==> flow/design.v <==
module aoc_solver_top #(
    parameter WIDTH    = 32,
    parameter HEIGHT   = 32,
    parameter LOG_SIZE = 10
) (
    input         clear,
    input         clock,
    input  [31:0] reg_wdata,
    input         reg_write_strobe,
    input  [3:0]  reg_addr,
    output [31:0] reg_rdata
);
    localparam LATENCY = WIDTH + 5;
    localparam CELLS   = WIDTH * HEIGHT;
    localparam [2:0] S_START    = 3'd0;
    localparam [2:0] S_LOAD     = 3'd1;
    localparam [2:0] S_PROCESS  = 3'd2;
    localparam [2:0] S_CHECK    = 3'd3;
    localparam [2:0] S_FINISHED = 3'd4;
    reg  [LOG_SIZE-1:0] ram_write_addr;
    wire ram_write_en = reg_write_strobe & (reg_addr == 4'd3);
    wire start        = reg_write_strobe & (reg_addr == 4'd0) & reg_wdata[0];
    always @(posedge clock)
        if (clear)
            ram_write_addr <= {LOG_SIZE{1'b0}};
        else if (reg_write_strobe & (reg_addr == 4'd2))
            ram_write_addr <= reg_wdata[LOG_SIZE-1:0];
    reg [2:0]          state;
    reg [LOG_SIZE-1:0] x_count, y_count, read_addr;
    reg [15:0]         total_removed;
    reg                has_changed;
    wire in_load      = (state == S_LOAD);
    wire in_process   = (state == S_PROCESS);
    wire enable_shift = in_load | in_process;
    reg mem [0:(1<<LOG_SIZE)-1];
    reg rd_q0, rd_q1, rd_q2;
    always @(posedge clock)
        if (clear) begin
            rd_q0 <= 1'b0;
            rd_q1 <= 1'b0;
            rd_q2 <= 1'b0;
        end else begin
            rd_q0 <= mem[read_addr];
            rd_q1 <= rd_q0;
            rd_q2 <= rd_q1;
        end
    wire row0 = rd_q2;
    reg [WIDTH-1:0] line1, line2;
    wire row1 = line1[WIDTH-1];
    wire row2 = line2[WIDTH-1];
    reg r0c1, r0c2, r1c1, r1c2, r2c1, r2c2;
    always @(posedge clock)
        if (clear) begin
            line1 <= {WIDTH{1'b0}};
            line2 <= {WIDTH{1'b0}};
            {r0c1, r0c2, r1c1, r1c2, r2c1, r2c2} <= 6'd0;
        end else if (enable_shift) begin
            line1 <= {line1[WIDTH-2:0], row0};
            line2 <= {line2[WIDTH-2:0], row1};
            r0c1 <= row0; r0c2 <= r0c1;
            r1c1 <= row1; r1c2 <= r1c1;
            r2c1 <= row2; r2c2 <= r2c1;
        end
    reg [LOG_SIZE-1:0] cur_x_pipe [0:LATENCY-2];
    reg [LOG_SIZE-1:0] cur_y_pipe [0:LATENCY-2];
    reg [LOG_SIZE-1:0] waddr_pipe [0:LATENCY-1];
    integer i;
    always @(posedge clock)
        if (clear) begin
            for (i = 0; i < LATENCY - 1; i = i + 1) begin
                cur_x_pipe[i] <= {LOG_SIZE{1'b0}};
                cur_y_pipe[i] <= {LOG_SIZE{1'b0}};
            end
            for (i = 0; i < LATENCY; i = i + 1)
                waddr_pipe[i] <= {LOG_SIZE{1'b0}};
        end else begin
            cur_x_pipe[0] <= x_count;
            cur_y_pipe[0] <= y_count;
            for (i = 1; i < LATENCY - 1; i = i + 1) begin
                cur_x_pipe[i] <= cur_x_pipe[i-1];
                cur_y_pipe[i] <= cur_y_pipe[i-1];
            end
            waddr_pipe[0] <= read_addr;
            for (i = 1; i < LATENCY; i = i + 1)
                waddr_pipe[i] <= waddr_pipe[i-1];
        end
    wire [LOG_SIZE-1:0] cur_x      = cur_x_pipe[LATENCY-2];
    wire [LOG_SIZE-1:0] cur_y      = cur_y_pipe[LATENCY-2];
    wire [LOG_SIZE-1:0] write_addr = waddr_pipe[LATENCY-1];
    wire is_left   = (cur_x == 0);
    wire is_right  = (cur_x == WIDTH - 1);
    wire is_top    = (cur_y == 0);
    wire is_bottom = (cur_y == HEIGHT - 1);
    wire n_ul = r2c2 & ~(is_top | is_left);
    wire n_u  = r2c1 & ~is_top;
    wire n_ur = row2 & ~(is_top | is_right);
    wire n_l  = r1c2 & ~is_left;
    wire n_r  = row1 & ~is_right;
    wire n_dl = r0c2 & ~(is_bottom | is_left);
    wire n_d  = r0c1 & ~is_bottom;
    wire n_dr = row0 & ~(is_bottom | is_right);
    wire [3:0] count_now = n_ul + n_u + n_ur + n_l + n_r + n_dl + n_d + n_dr;
    reg [3:0] neighbours_count;
    reg       center_delayed;
    always @(posedge clock)
        if (clear) begin
            neighbours_count <= 4'd0;
            center_delayed   <= 1'b0;
        end else if (enable_shift) begin
            neighbours_count <= count_now;
            center_delayed   <= r1c1;
        end
    wire remove    = in_process & center_delayed & (neighbours_count < 4'd4);
    wire advancing = in_load | (in_process & (read_addr < CELLS));
    wire                mem_we    = ram_write_en | remove;
    wire [LOG_SIZE-1:0] mem_waddr = remove ? write_addr : ram_write_addr;
    wire                mem_wdata = remove ? 1'b0 : reg_wdata[0];
    always @(posedge clock)
        if (mem_we)
            mem[mem_waddr] <= mem_wdata;
    always @(posedge clock)
        if (clear) begin
            state         <= S_START;
            x_count       <= {LOG_SIZE{1'b0}};
            y_count       <= {LOG_SIZE{1'b0}};
            read_addr     <= {LOG_SIZE{1'b0}};
            total_removed <= 16'd0;
            has_changed   <= 1'b0;
        end else begin
            if (advancing) begin
                read_addr <= read_addr + 1'b1;
                if (x_count == WIDTH - 1) begin
                    x_count <= {LOG_SIZE{1'b0}};
                    y_count <= y_count + 1'b1;
                end else
                    x_count <= x_count + 1'b1;
            end
            case (state)
                S_START:
                    if (start) begin
                        total_removed <= 16'd0;
                        read_addr     <= {LOG_SIZE{1'b0}};
                        x_count       <= {LOG_SIZE{1'b0}};
                        y_count       <= {LOG_SIZE{1'b0}};
                        has_changed   <= 1'b0;
                        state         <= S_LOAD;
                    end
                S_LOAD:
                    if (read_addr == LATENCY - 1)
                        state <= S_PROCESS;
                S_PROCESS: begin
                    if (remove) begin
                        has_changed   <= 1'b1;
                        total_removed <= total_removed + 16'd1;
                    end
                    if (write_addr == CELLS - 1)
                        state <= S_CHECK;
                end
                S_CHECK:
                    if (has_changed) begin
                        has_changed <= 1'b0;
                        read_addr   <= {LOG_SIZE{1'b0}};
                        x_count     <= {LOG_SIZE{1'b0}};
                        y_count     <= {LOG_SIZE{1'b0}};
                        state       <= S_LOAD;
                    end else
                        state <= S_FINISHED;
                default: ;
            endcase
        end
    wire done = (state == S_FINISHED);
    assign reg_rdata = (reg_addr == 4'd1) ? {total_removed, 15'd0, done} : 32'd0;
endmodule
# From RTL to reports: aoc_solver_top
# What the tools print for aoc_solver_top, step after step.
# Lines are those of the file above, counted from 1.
# Library cell names are shortened.
# A cell with -- has no value.
# inputs
top	aoc_solver_top
clock_port	clock
cell_library	sky130hd
pvt_corner	tt_025C_1v80

# Elaborated design
# Yosys after proc, flatten, opt, wreduce and memory -nomap, before mapping. Print and check cells are not counted. Equal cells are merged and count once.
# Yosys's memory passes give these memory sizes; they may raise the number of words (mostly to a power of two), join words into wider ones and drop unused or constant bits.
# bits
ff_bits	1226
mem_bits_rw	1024
clocked_rd_ports_x_width	1
mem_count	1
out_inout_bits	32
word_cells	228
# mem_list
name	words	word_bits	rd	write_ports	line	source
mem	1024	1	1	1	35	reg mem [0:(1<<LOG_SIZE)-1];
# classes
add_sub_neg	11
cmp	2
n_eq	16
n_mux	31
logic	30
reduce_logical	10
# op_table
operator	n
two-way mux 10 bit	13
case mux 10 bit (select 2 bit)	3
case mux 16 bit (select 2 bit)	1
two-way mux 32 bit	1
two-way mux 16 bit	2
adder 10 x 1 -> 10 bit with constant B	3
equality test 10 x 5 -> 1 bit with constant B	3
zero test 10 bit	2
adder 16 x 1 -> 16 bit with constant B	1
adder 4 x 1 -> 4 bit	4
AND 1 bit	15
case mux 3 bit (select 4 bit)	1
two-way mux 3 bit	4
< comparator 10 x 11 -> 1 bit with constant B	1
equality test 10 bit with constant B	1
equality test 10 x 6 -> 1 bit with constant B	1
NOT 1 bit	8
!= test 2 bit with constant B	4
equality test 4 x 2 -> 1 bit with constant B	2
bitwise OR 1 bit	7
equality test 3 x 2 -> 1 bit with constant B	2
AND reduction 3 bit	2
two-way mux 1 bit	5
adder 3 x 1 -> 4 bit	1
equality test 4 x 1 -> 1 bit with constant B	1
< comparator 4 x 3 -> 1 bit with constant B	1
zero test 4 bit	1
AND reduction 4 bit	1
# Other operator kinds: 9; their cells: 9.

# Logic depth
# Depth = most cells in a row (Yosys ltp): at word level without a register or memory, in the mapped netlist without a sequential cell, where the memories' decode and read muxes count.
# depth
depth_word	11
ABC_AREA	0
ltp_mapped	16
depth_no_buf	16

# Synthesis result
# Source: synth_stat.txt of the flow (Yosys; design flattened, memories mapped). It holds for the ABC_AREA given above (unset counts as 0); a run with the other value may have another netlist.
# The area totals of this step are shown rounded.
# by_type
type	n
edfxtp_1	1024
dfxtp_1	1223
nor2b_1	1089
nor2_1	1127
mux4_2	172
clkbuf_1	334
mux2i_1	121
nand2_1	278
mux2_2	69
a21oi_1	103
o221ai_1	40
mux4_1	9
buf_4	31
buf_6	19
buf_1	54
a221oi_1	22
and2_1	28
xnor2_1	18
# Not listed: further types 59, cells in them 369.
# mapped
cell_count	6130
yosys_area_um2	79270
sequential_area_um2	55230
ff_cells	2247
buffers	473

# Worst setup path after synthesis
# Path of least setup slack by OpenSTA after synthesis, without wires, with an ideal clock, recovery checks aside; 20% of the period is set as input and as output delay. Where synthesis merged equal registers, the netlist keeps one of their names.
# synth_timing
path_type	input to register
startpoint	in reg_wdata[0]
endpoint	mem mem[0]
tclk_ns	5.0
input_delay_ns	1.000
launch_ns	1.000
arrival_time_ns	24.582
t_required_ns	0.034
setup_slack_ns	-24.548
delay_ns	28.548
path_stages	2
n_path_buf	0
synth_period_reached_ns	29.548
# "delay_ns" is the arrival time less input delay plus setup time.
# "path_stages" counts driving pins, that of a launching flip-flop among them; a cell with two outputs on the path counts twice.
# "synth_period_reached_ns" is the clock period less the worst setup slack; recovery checks do not enter. This is arithmetic on one report: input and output delays are still those of the set period (20% each).
# Between the ends stands the longest chain of elaborated cells between them, by number of cells; it is not shown to be the way that was timed. Of several equally long chains one is given.
# Each line given opens the expression or statement behind the cell; cells for indexed reads and writes are added by Yosys, which also makes memories of some case tables.
# synth_via
path_cell_list	inv_1 > nor2_1
elab_chain_cells	2
# synth_lines
element	line	source
from (decl)	8	input  [31:0] reg_wdata,
two-way mux 1 bit	117	wire                mem_wdata = remove ? 1'b0 : reg_wdata[0];
two-way mux 1 bit	119	if (mem_we)
to (decl)	35	reg mem [0:(1<<LOG_SIZE)-1];

# Path in the finished layout
# From the final timing report of entry A: the path of least setup slack in the routed layout; clock arrival at registers is part of the times.
# layout_timing
path_type	register to register
startpoint	reg cur_x_pipe[35][6]
endpoint	reg neighbours_count[2]
tclk_ns	4.0
launch_ns	0.81
arrival_time_ns	4.50
t_required_ns	4.74
setup_slack_ns	0.24
path_stages	17
n_path_buf	0
# Between the ends stands the longest chain of elaborated cells between them, by number of cells; it is not shown to be the way that was timed. Of several equally long chains one is given.
# layout_via
path_cell_list	dfxtp_1 > or4_1 > nor2_2 > nand3_2 > and2_1 > fa_1 > inv_1 > fa_1 > fa_1 > inv_1 > ha_1 > nand2_1 > nor2_1 > a31oi_2 > xnor2_1 > nand2_1 > a21oi_2
elab_chain_cells	11
# layout_lines
element	line	source
from (decl)	64	reg [LOG_SIZE-1:0] cur_x_pipe [0:LATENCY-2];
from (assign)	71	cur_x_pipe[i] <= {LOG_SIZE{1'b0}};
from (assign)	80	cur_x_pipe[i] <= cur_x_pipe[i-1];
zero test 10 bit	90	wire is_left   = (cur_x == 0);
bitwise OR 1 bit	94	wire n_ul = r2c2 & ~(is_top | is_left);
NOT 1 bit	94
AND 1 bit	94
adder 1 x 1 -> 2 bit	102	wire [3:0] count_now = n_ul + n_u + n_ur + n_l + n_r + n_dl + n_d + n_dr;
adder 2 x 1 -> 3 bit	102
adder 3 x 1 -> 4 bit	102
adder 4 x 1 -> 4 bit x4	102
to (assign)	107	neighbours_count <= 4'd0;
to (assign)	110	neighbours_count <= count_now;
to (decl)	103	reg [3:0] neighbours_count;

# Top module aoc_solver_top; platform sky130hd; tools Yosys and OpenROAD; 3 stored runs in no particular order. Input and output delays are each 20% of the period that was set; the output load is 0.01 pF.
# "achieved_clock_period_ns" = clock period - worst setup slack. The figure is calculated, with input and output delays left at 20% of the set period.
# By "worstPathTime_ns" is meant the share of the clock period that the worst setup path is allowed (20% is reserved at inputs, 20% at outputs), minus its slack. Clock arrival times at its registers enter into it.
# "totalPower_uw" rests on the timing tool's default activity at the inputs, not on a simulated workload.
# The results are shown rounded.
# Among the settings, n/a means not set for that run.
# A result given as n/a is not shown for that run.
stored run	CORE_UTILIZATION	period_ns	CAP_MARGIN	CORE_MARGIN	SLEW_MARGIN	CELL_PAD_IN_SITES_DETAIL_PLACEMENT	HOLD_SLACK_MARGIN	PLACE_DENSITY	ABC_AREA	CELL_PAD_IN_SITES_GLOBAL_PLACEMENT	CORE_ASPECT_RATIO	CTS_CLUSTER_DIAMETER	CTS_CLUSTER_SIZE	GPL_ROUTABILITY_DRIVEN	GPL_TIMING_DRIVEN	MAX_ROUTING_LAYER	TNS_END_PERCENT	design.die.area_um2	totalPower_uw	ws_setup_ns	achieved_clock_period_ns	synth_area_um2	stdcell_area_um2	worstPathTime_ns	critical_path_type	final_hold_ws_ns	post_route_util_pct	setup_tns_ns
entry A	68	4.0	20	2	20	n/a	n/a	n/a	n/a	n/a	n/a	n/a	n/a	n/a	n/a	n/a	n/a	119300	44230	0.242	3.758	79270	88660	3.76	register to register	0.406	76.5	0.000
entry B	67	3.2	20	2	30	0	0.09	0.61	n/a	n/a	n/a	n/a	n/a	n/a	n/a	n/a	n/a	121100	54770	-0.428	3.628	79270	89900	3.63	register to register	0.329	76.3	-0.725
entry C	67	6.75	20	6	30	2	0.18	0.93	1	0	1.07	156	11	1	1	met4	45	n/a	n/a	n/a	n/a	n/a	n/a	n/a	n/a	n/a	n/a	n/a
# Entry C: not finished: placement ended with a tool error
